==> flow/design.v <==
`timescale 1us / 1ps
module ARTAU(
    input radar_echo,
    input scan_for_target,
    input [31:0] jet_speed,
    input [31:0] max_safe_distance,
    input RST,
    input CLK,
    output reg radar_pulse_trigger,
    output reg [31:0] distance_to_target,
    output reg threat_detected,
    output reg [1:0] ARTAU_state
);
reg [31:0] distance1;   
reg [31:0] distance2;   
reg [11:0] elapsed_time;   
reg have_prev;          
parameter c0 = 300000000;   
parameter radar_pulse_duration = 300;   
parameter max_listen_time = 2000;   
parameter assess_timeout = 3000;   
wire [40:0] echo_product = c0 * elapsed_time;
wire [40:0] echo_distance = echo_product / 2000;
wire [11:0] elapsed_ms = elapsed_time / 1000;
wire [44:0] predicted_distance = distance2 + jet_speed * elapsed_ms;
always @(posedge CLK or posedge RST) begin
    if (RST) begin
        ARTAU_state <= 2'b00;   
        radar_pulse_trigger <= 0;
        distance_to_target <= 0;
        threat_detected <= 0;
        distance1 <= 0;
        elapsed_time <= 0;
        have_prev <= 0;
    end else begin
        case (ARTAU_state)
            2'b00:   
                if (scan_for_target) begin
                    radar_pulse_trigger <= 1;
                    ARTAU_state <= 2'b01;   
                end
            2'b01:   
                if (elapsed_time < radar_pulse_duration) begin
                    radar_pulse_trigger <= 1;
                    elapsed_time <= elapsed_time + 100;   
                end else begin
                    radar_pulse_trigger <= 0;
                    elapsed_time <= 0;
                    ARTAU_state <= 2'b10;   
                end
            2'b10:   
                if (elapsed_time < max_listen_time) begin
                    if (radar_echo) begin
                        distance1 <= distance2;
                        distance2 <= echo_distance[31:0];
                        elapsed_time <= 0;
                        if (have_prev) begin
                            ARTAU_state <= 2'b11;   
                        end else begin
                            have_prev <= 1;
                            radar_pulse_trigger <= 1;
                            ARTAU_state <= 2'b01;   
                        end
                    end else begin
                        elapsed_time <= elapsed_time + 100;
                    end
                end else begin
                    ARTAU_state <= 2'b00;
                    radar_pulse_trigger <= 0;
                    distance_to_target <= 0;
                    threat_detected <= 0;
                    elapsed_time <= 0;
                    have_prev <= 0;
                end
            2'b11:   
                if (elapsed_time < assess_timeout) begin
                    distance_to_target <= distance2;
                    threat_detected <= (predicted_distance < distance1) && distance2 < max_safe_distance;
                    if (scan_for_target) begin
                        radar_pulse_trigger <= 1;
                        elapsed_time <= 0;
                        ARTAU_state <= 2'b01;   
                    end else begin
                        elapsed_time <= elapsed_time + 100;
                    end
                end else begin
                    ARTAU_state <= 2'b00;
                    radar_pulse_trigger <= 0;
                    distance_to_target <= 0;
                    threat_detected <= 0;
                    elapsed_time <= 0;
                    have_prev <= 0;
                end
        endcase
    end
end
endmodule
module ECSU(
    input CLK,
    input RST,
    input thunderstorm,
    input [5:0] wind,
    input [1:0] visibility,
    input signed [7:0] temperature,
    output reg severe_weather,
    output reg emergency_landing_alert,
    output reg [1:0] ECSU_state
);
    parameter ALL_CLEAR = 2'b00;
    parameter CAUTION = 2'b01;
    parameter HIGH_ALERT = 2'b10;
    parameter EMERGENCY = 2'b11;
    reg [1:0] current_state, next_state;
    always @(posedge CLK or posedge RST) begin
        if (RST) begin
            current_state <= ALL_CLEAR;
        end else begin
            current_state <= next_state;
        end
    end
    always @(*) begin
        severe_weather = (current_state == HIGH_ALERT) || (current_state == EMERGENCY);
        emergency_landing_alert = (current_state == EMERGENCY);
        ECSU_state = current_state;
    end
    always @(*) begin
        next_state = current_state;
        case (current_state)
            ALL_CLEAR: begin
                if (wind >= 11 && wind <= 15)  
                    next_state = CAUTION;
                else if (visibility == 2'b01)  
                    next_state = CAUTION;
                else if (thunderstorm || wind > 15 || temperature > 35 || temperature < -35 || visibility == 2'b11) begin
                    next_state = HIGH_ALERT;
                end
            end
            CAUTION: begin
                if (wind <= 10 && visibility == 2'b00)  
                    next_state = ALL_CLEAR;
                else if (thunderstorm || wind > 15 || temperature > 35 || temperature < -35 || visibility == 2'b11) begin
                    next_state = HIGH_ALERT;
                end
            end
            HIGH_ALERT: begin
                if (temperature < -40 || temperature > 40 || wind > 20) begin
                    next_state = EMERGENCY;
                end else if (!thunderstorm && wind <= 10 && temperature >= -35 && temperature <= 35 && visibility != 2'b11) begin
                    next_state = CAUTION;
                end
            end
            EMERGENCY: begin
            end
        endcase
    end
endmodule
`timescale 1us / 1ps
module ICMS(
    input CLK,
    input RST,
    input radar_echo,
    input scan_for_target,
    input [31:0] jet_speed,
    input [31:0] max_safe_distance,
    input [5:0] wind,
    input thunderstorm,
    input [1:0] visibility,
    input signed [7:0] temperature,
    output radar_pulse_trigger,
    output [31:0] distance_to_target,
    output safe_to_engage,
    output threat_detected,
    output emergency_landing_alert,
    output [1:0] ECSU_state,  
    output [1:0] ARTAU_state
);
   wire severe_weather;
   ARTAU artau_inst (
       .radar_echo(radar_echo),
       .scan_for_target(scan_for_target),
       .jet_speed(jet_speed),
       .max_safe_distance(max_safe_distance),
       .RST(RST),
       .CLK(CLK),
       .radar_pulse_trigger(radar_pulse_trigger),
       .distance_to_target(distance_to_target),
       .threat_detected(threat_detected),
       .ARTAU_state(ARTAU_state)
   );
   ECSU ecsu_inst (
       .CLK(CLK),
       .RST(RST),
       .thunderstorm(thunderstorm),
       .wind(wind),
       .visibility(visibility),
       .temperature(temperature),
       .severe_weather(severe_weather),
       .emergency_landing_alert(emergency_landing_alert),
       .ECSU_state(ECSU_state)
   );
   assign safe_to_engage = (threat_detected) && (!severe_weather);
endmodule
; Tool chain data of ICMS
; Each step is given for the RTL above and for the edited RTL.
; Lines under "orig" count in the file above, lines under "edited" in the edited file.
; "diff" is "edited" less "orig", of the values as shown; "change_rel_pct" is that difference over "orig", in percent.
; Operators carry their Yosys type and port widths (W data, S select, Z words).
; Cell names lack the library's common part.
; The mark n/a stands for no value.
[setup]
design = ICMS
clk_port = CLK
cell_library = sky130hd
pvt_corner = tt_025C_1v80

; Diff
; Unified diff, file above to edited file.
; This change comes from a script, not from a designer; no optimisation was intended.
; begin of diff
@@ -111,5 +111,5 @@
     parameter HIGH_ALERT = 2'b10;
     parameter EMERGENCY = 2'b11;
-    reg [1:0] current_state, next_state;
+    reg [3:0] current_state, next_state;
     always @(posedge CLK or posedge RST) begin
         if (RST) begin
; end of diff

; Elaborated design
; Source: Yosys, flattened and elaborated, memories not mapped. Widths are those after wreduce. Registers that Yosys merges into a memory's read port (data or address) are not register bits. Print and check cells do not count.
[classes]
columns = item, orig, edited, diff, change_rel_pct
row1 = add_sub_neg, 2, 2, 0, 0.00
row2 = mul, 2, 2, 0, 0.00
row3 = div, 2, 2, 0, 0.00
row4 = n_cmp, 16, 16, 0, 0.00
row5 = n_eq, 15, 16, 1, 6.67
row6 = shift, 0, 0, 0, n/a
row7 = muxes, 37, 37, 0, 0.00
row8 = n_logic, 2, 1, -1, -50.00
row9 = reduce_and_logical, 30, 31, 1, 3.33
[ops]
columns = cell, orig, edited, diff, change_rel_pct
row1 = $mux W2, 12, 6, -6, -50.00
row2 = $mux W4, 0, 6, 6, n/a
row3 = $eq A4 B2 Y1 const B, 0, 3, 3, n/a
row4 = $eq A2 B2 Y1 const B, 5, 3, -2, -40.00
row5 = $eq A2 B1 Y1 const B, 3, 2, -1, -33.33
row6 = $logic_not A2 Y1, 3, 2, -1, -33.33
row7 = $not A1 Y1, 2, 1, -1, -50.00
row8 = $pmux W2 S3, 1, 0, -1, -100.00
row9 = $reduce_bool A3 Y1, 1, 2, 1, 100.00
row10 = $eq A4 B1 Y1 const B, 0, 1, 1, n/a
row11 = $logic_not A4 Y1, 0, 1, 1, n/a
row12 = $pmux W4 S3, 0, 1, 1, n/a
; Operator kinds equal on both sides are left out: 38.
[bits]
columns = item, orig, edited, diff, change_rel_pct
row1 = reg_bits, 115, 117, 2, 1.74
row2 = latchBits, 0, 0, 0, n/a
row3 = ramBits, 0, 0, 0, n/a
row4 = romBits, 0, 0, 0, n/a
row5 = clocked_rd_ports_x_width, 0, 0, 0, n/a
row6 = n_memories, 0, 0, 0, n/a
row7 = in_bits, 85, 85, 0, 0.00
row8 = output_inout_bits, 40, 40, 0, 0.00
row9 = elab_cells, 115, 116, 1, 0.87

; Depth
; Yosys ltp: most cells in a row. Word level: on the elaborated netlist, between registers, memories and ports. Mapped: between sequential cells and ports; inverters and the memories' decode and read muxes count.
[depth]
columns = item, orig, edited, diff, change_rel_pct
row1 = depth_word, 9, 9, 0, 0.00
row2 = abc_area, 0, 0, n/a, n/a
row3 = ltp_mapped, 119, 117, -2, -1.68
row4 = depth_no_buf, 103, 102, -1, -0.97

; Mapped cells and area
; The flow's flattened synthesis, as Yosys stat reports it; memories are mapped. The netlist is that of the ABC_AREA named above (0 if unset); the other value can give another one.
[synth_totals]
columns = item, orig, edited, diff, change_rel_pct
row1 = cells, 3088, 3070, -18, -0.58
row2 = mapped_area_um2, 24708.7, 24905.1, 196.4, 0.79
row3 = sequential_area_um2, 2907.8, 2957.8, 50.0, 1.72
row4 = flip_flops, 110, 112, 2, 1.82
row5 = n_buf, 106, 100, -6, -5.66
[by_type]
columns = type, orig, edited, diff, change_rel_pct
row1 = a21oi_1, 227, 194, -33, -14.54
row2 = o211ai_1, 50, 28, -22, -44.00
row3 = a21o_1, 31, 51, 20, 64.52
row4 = nand3_1, 60, 76, 16, 26.67
row5 = a211oi_1, 29, 41, 12, 41.38
row6 = and3_1, 37, 26, -11, -29.73
row7 = nand2_1, 303, 293, -10, -3.30
row8 = mux2i_1, 33, 23, -10, -30.30
row9 = o31ai_1, 23, 33, 10, 43.48
row10 = or2_2, 24, 15, -9, -37.50
row11 = o2111ai_1, 10, 19, 9, 90.00
row12 = xnor2_1, 110, 102, -8, -7.27
row13 = o21a_1, 29, 21, -8, -27.59
row14 = nor4_1, 32, 25, -7, -21.88
row15 = o31a_1, 10, 17, 7, 70.00
row16 = a21oi_2, 3, 10, 7, 233.33
row17 = xnor2_2, 2, 9, 7, 350.00
row18 = o2bb2ai_1, 1, 8, 7, 700.00
; Cell types equal on both sides are left out: 26.
; The list need not be complete.
; By module: a second synthesis without flattening, with its own total; a netlist apart from the flattened one above.
[hier_totals]
columns = item, orig, edited, diff, change_rel_pct
row1 = cells_unflattened, 3135, 3091, -44, -1.40
row2 = area_unflattened_um2, 25238.0, 24755.0, -483.0, -1.91
; Rows give one instance, submodules left out.
[modules_orig]
columns = mod, instances, n_cells, area_um2, mod_seq_area_um2
row1 = ARTAU, 1, 3080, 24810.0, 2857.7
row2 = ECSU, 1, 54, 414.1, 50.0
row3 = ICMS, 1, 1, 13.8, 0.0
[modules_edited]
columns = mod, instances, n_cells, area_um2, mod_seq_area_um2
row1 = ARTAU, 1, 3039, 24339.6, 2857.7
row2 = ECSU, 1, 51, 401.6, 100.1
row3 = ICMS, 1, 1, 13.8, 0.0

; Timing after synthesis
; Source: OpenSTA report_checks on the synthesized netlist (no wires, ideal clock, input and output delay 20% of the period each), path of least setup slack; recovery checks are left aside. Register names are those of the netlist, which keeps one name where synthesis merged equal registers.
[synth_path]
columns = item, orig, edited, diff, change_rel_pct
row1 = path_kind, reg-to-reg, reg-to-reg, n/a, n/a
row2 = startpoint, reg artau_inst.elapsed_time[3], reg artau_inst.elapsed_time[3], n/a, n/a
row3 = endpoint, reg artau_inst.distance2[0], reg artau_inst.distance2[0], n/a, n/a
row4 = tclk_ns, 30.0, 30.0, 0.0, 0.00
row5 = setup_time_ns, 0.270, 0.279, 0.009, n/a
row6 = t_first_pin_ns, 0.000, 0.000, 0.000, n/a
row7 = arrival_time_ns, 26.620, 25.950, -0.670, -2.52
row8 = required_time_ns, 29.730, 29.721, -0.009, -0.03
row9 = path_slack_ns, 3.110, 3.772, 0.662, n/a
row10 = delay_ns, 26.890, 26.229, -0.661, -2.46
row11 = stages, 105, 104, -1, -0.95
row12 = path_buffers, 9, 11, 2, 22.22
row13 = synth_period_reached_ns, 26.89, 26.228, -0.662, -2.46
; "delay_ns" = arrival - input delay + setup time.
; "stages" counts driving pins, that of a launching flip-flop among them; a cell with two outputs on the path counts twice.
; "synth_period_reached_ns" = period - worst setup slack (recovery checks aside). The figure is calculated, with input and output delays left at 20% of the set period.
; The rows between start and end are the longest chain of elaborated cells between them; the timing report does not say that the signal goes this way. Where chains are equally long, one stands for them.
; A line is the first line of the expression or statement that the cell stems from. Yosys adds cells for indexed reads and writes and turns some case tables into memories.
; A register here has more assigning lines than the two given.
; orig: The path ends at the data pin of a flip-flop with enable; ways to the enable are not counted.
[synth_between_orig]
path_cell_list = dfrtp_1 -> fa_1 -> ha_1 -> fa_1 -> inv_1 -> fa_1 -> fa_1 -> inv_1 -> ha_1 -> a21oi_1 -> o21ai_0 -> or4_1 -> mux2_2 -> and2_1 -> buf_2 -> or4_4 -> o211ai_2 -> mux2i_1 -> [... 69 more ...] -> nand2_1 -> nor4_1 -> o311ai_4 -> and2_1 -> clkbuf_1 -> xnor2_1 -> ha_1 -> inv_1 -> nor4_4 -> a31oi_2 -> inv_1 -> ha_1 -> nor3b_1 -> nor4bb_1 -> a21oi_1 -> o221a_2 -> o22ai_1 -> nand4_1
elab_chain_cells = 2
cells_between = 2
cone_lines = 2
classes_between = mul: 1; div: 1
[synth_lines_orig]
columns = item, line_no
row1 = start: declaration, 16  ; reg [11:0] elapsed_time;
row2 = start: assignment, 45  ; elapsed_time <= elapsed_time + 100;
row3 = start: assignment, 65  ; elapsed_time <= elapsed_time + 100;
row4 = $mul A21 B12 Y33, 22
row5 = $div A41 B11 Y41, 23
row6 = end: assignment, 55  ; distance2 <= echo_distance[31:0];
row7 = end: declaration, 15  ; reg [31:0] distance2;
; Nets of the timed path that keep an RTL name, with a line that drives or declares them; the list need not be complete.
[synth_nets_orig]
columns = signal, line_no
row1 = artau_inst.echo_distance[28], 23
row2 = artau_inst.echo_distance[5], 23
row3 = artau_inst.echo_distance[3], 23
; edited: The path ends at the data pin of a flip-flop with enable; ways to the enable are not counted.
[synth_between_edited]
path_cell_list = dfrtp_1 -> fa_1 -> ha_1 -> fa_1 -> inv_1 -> fa_1 -> fa_1 -> inv_1 -> ha_1 -> buf_2 -> nand2_1 -> or3_1 -> a311oi_1 -> o21bai_1 -> a221oi_4 -> nand2_1 -> or4_1 -> a21oi_1 -> [... 68 more ...] -> and4_1 -> a31o_1 -> clkbuf_1 -> inv_1 -> ha_1 -> clkbuf_1 -> nand3b_1 -> inv_1 -> a31o_2 -> a2111oi_4 -> and3_1 -> a211oi_1 -> a21o_1 -> nand2b_1 -> nand3b_4 -> o311ai_0 -> o221a_1 -> o2111ai_1
elab_chain_cells = 2
cells_between = 2
cone_lines = 2
classes_between = mul: 1; div: 1
[synth_lines_edited]
columns = item, line_no
row1 = start: declaration, 16  ; reg [11:0] elapsed_time;
row2 = start: assignment, 45  ; elapsed_time <= elapsed_time + 100;
row3 = start: assignment, 65  ; elapsed_time <= elapsed_time + 100;
row4 = $mul A21 B12 Y33, 22
row5 = $div A41 B11 Y41, 23
row6 = end: assignment, 55  ; distance2 <= echo_distance[31:0];
row7 = end: declaration, 15  ; reg [31:0] distance2;
[synth_nets_edited]
columns = signal, line_no
row1 = artau_inst.echo_distance[27], 23
row2 = artau_inst.echo_distance[9], 23
row3 = artau_inst.echo_distance[6], 23
row4 = artau_inst.echo_distance[5], 23

; Path in the finished layout
; From the final timing report of each run of pair 1: the path of least setup slack in the routed layout; clock arrival at registers is part of the times.
[layout_path]
columns = item, orig, edited, diff, change_rel_pct
row1 = path_kind, reg-to-reg, reg-to-reg, n/a, n/a
row2 = startpoint, reg artau_inst.elapsed_time[10], reg artau_inst.elapsed_time[5], n/a, n/a
row3 = endpoint, reg artau_inst.distance2[0], reg artau_inst.distance2[0], n/a, n/a
row4 = tclk_ns, 29.0, 29.0, 0.0, 0.00
row5 = setup_time_ns, 0.26, 0.27, 0.01, n/a
row6 = t_first_pin_ns, 0.39, 0.40, 0.01, 2.56
row7 = arrival_time_ns, 27.86, 28.05, 0.19, 0.68
row8 = required_time_ns, 29.13, 29.12, -0.01, -0.03
row9 = path_slack_ns, 1.27, 1.07, -0.20, n/a
row10 = stages, 100, 97, -3, -3.00
row11 = path_buffers, 6, 4, -2, -33.33
; The rows between start and end are the longest chain of elaborated cells between them; the timing report does not say that the signal goes this way. Where chains are equally long, one stands for them.
; A register here has more assigning lines than the two given.
; orig: The path ends at the data pin of a flip-flop with enable; ways to the enable are not counted.
[layout_between_orig]
path_cell_list = dfrtp_2 -> buf_4 -> fa_1 -> xor2_1 -> ha_1 -> inv_1 -> fa_1 -> inv_1 -> fa_1 -> ha_1 -> ha_1 -> a21oi_2 -> o21ai_1 -> or4_1 -> mux2_2 -> and2_1 -> or4_4 -> o211ai_2 -> [... 64 more ...] -> buf_4 -> inv_1 -> ha_1 -> nand2b_1 -> or3_1 -> nor3_1 -> a211oi_1 -> xnor2_1 -> buf_4 -> nand3_1 -> a211o_1 -> a222oi_1 -> nand3_2 -> buf_4 -> mux2_1 -> nand4_1 -> a22oi_1 -> nand4_1
elab_chain_cells = 2
cells_between = 2
cone_lines = 2
classes_between = mul: 1; div: 1
[layout_lines_orig]
columns = item, line_no
row1 = start: declaration, 16  ; reg [11:0] elapsed_time;
row2 = start: assignment, 45  ; elapsed_time <= elapsed_time + 100;
row3 = start: assignment, 65  ; elapsed_time <= elapsed_time + 100;
row4 = $mul A21 B12 Y33, 22
row5 = $div A41 B11 Y41, 23
row6 = end: assignment, 55  ; distance2 <= echo_distance[31:0];
row7 = end: declaration, 15  ; reg [31:0] distance2;
; Nets of the timed path that keep an RTL name, with a line that drives or declares them; the list need not be complete.
[layout_nets_orig]
columns = signal, line_no
row1 = artau_inst.echo_distance[16], 23
row2 = artau_inst.echo_distance[5], 23
; edited: The path ends at the data pin of a flip-flop with enable; ways to the enable are not counted.
[layout_between_edited]
path_cell_list = dfrtp_2 -> ha_1 -> fa_1 -> ha_1 -> fa_1 -> fa_1 -> ha_2 -> nand4_1 -> or3_1 -> a311oi_1 -> o21bai_1 -> a221oi_4 -> nand2_1 -> buf_4 -> or4_1 -> a21oi_1 -> nand4_1 -> buf_4 -> [... 61 more ...] -> and4_1 -> a31o_1 -> inv_1 -> ha_1 -> nand3b_1 -> inv_1 -> a31o_2 -> nor3_2 -> a2111oi_4 -> nand3_2 -> a21oi_2 -> inv_1 -> ha_1 -> nor2_1 -> a21o_1 -> a41oi_1 -> a2111oi_1 -> o2111ai_1
elab_chain_cells = 2
cells_between = 2
cone_lines = 2
classes_between = mul: 1; div: 1
[layout_lines_edited]
columns = item, line_no
row1 = start: declaration, 16  ; reg [11:0] elapsed_time;
row2 = start: assignment, 45  ; elapsed_time <= elapsed_time + 100;
row3 = start: assignment, 65  ; elapsed_time <= elapsed_time + 100;
row4 = $mul A21 B12 Y33, 22
row5 = $div A41 B11 Y41, 23
row6 = end: assignment, 55  ; distance2 <= echo_distance[31:0];
row7 = end: declaration, 15  ; reg [31:0] distance2;
[layout_nets_edited]
columns = signal, line_no
row1 = artau_inst.echo_distance[22], 23
row2 = artau_inst.echo_distance[6], 23
row3 = artau_inst.echo_distance[3], 23

; Layout results
; Runs of the flow (Yosys, OpenROAD) on both versions; the two runs of a pair have the same settings. The constraints put input and output delay at 20% of the set period each and load the outputs with 0.01 pF.
[flow_settings_pair_1]
CORE_UTILIZATION = 40
period_ns = 29.0
CAP_MARGIN = 20
CORE_MARGIN = 2
SLEW_MARGIN = 20
[measured_pair_1]
columns = item, orig, edited, diff, change_rel_pct
row1 = post_synth_area_um2, 24708.7, 24905.1, 196.4, 0.79
row2 = design_die_area_um2, 63776.5, 64274.9, 498.4, 0.78
row3 = layout_stdcell_area_um2, 28657.5, 28782.6, 125.1, 0.44
row4 = utilization_pct, 46.7, 46.7, 0.0, n/a
row5 = timing.setup.ws_ns, 1.270, 1.070, -0.200, n/a
row6 = total_negative_slack_ns, 0.000, 0.000, 0.000, n/a
row7 = worst_hold_slack_ns, 0.506, 0.409, -0.097, n/a
row8 = timing.achieved_period_ns, 27.730, 27.930, 0.200, 0.72
[flow_settings_pair_2]
CAP_MARGIN = 20
CELL_PAD_IN_SITES_DETAIL_PLACEMENT = 1
CORE_MARGIN = 4
CORE_UTILIZATION = 15
CTS_CLUSTER_DIAMETER = 382
CTS_CLUSTER_SIZE = 92
MIN_ROUTING_LAYER = met2
PLACE_DENSITY_LB_ADDON = 0.09
SETUP_SLACK_MARGIN = 1.59
SLEW_MARGIN = 0
period_ns = 26.3
[measured_pair_2]
columns = item, orig, edited, diff, change_rel_pct
row1 = post_synth_area_um2, 24708.7, 24905.1, 196.4, 0.79
row2 = design_die_area_um2, 171280.0, 172615.0, 1335.0, 0.78
row3 = layout_stdcell_area_um2, 38982.4, 37721.2, -1261.2, -3.24
row4 = utilization_pct, 23.9, 22.9, -1.0, n/a
row5 = timing.setup.ws_ns, 0.253, 0.580, 0.327, n/a
row6 = total_negative_slack_ns, 0.000, 0.000, 0.000, n/a
row7 = worst_hold_slack_ns, 0.504, 0.404, -0.100, n/a
row8 = timing.achieved_period_ns, 26.047, 25.720, -0.327, -1.26
; "timing.achieved_period_ns": clock period set for the run, less the worst setup slack. It is reckoned from that one timing run; input and output delays stay at 20% of the period that was set.
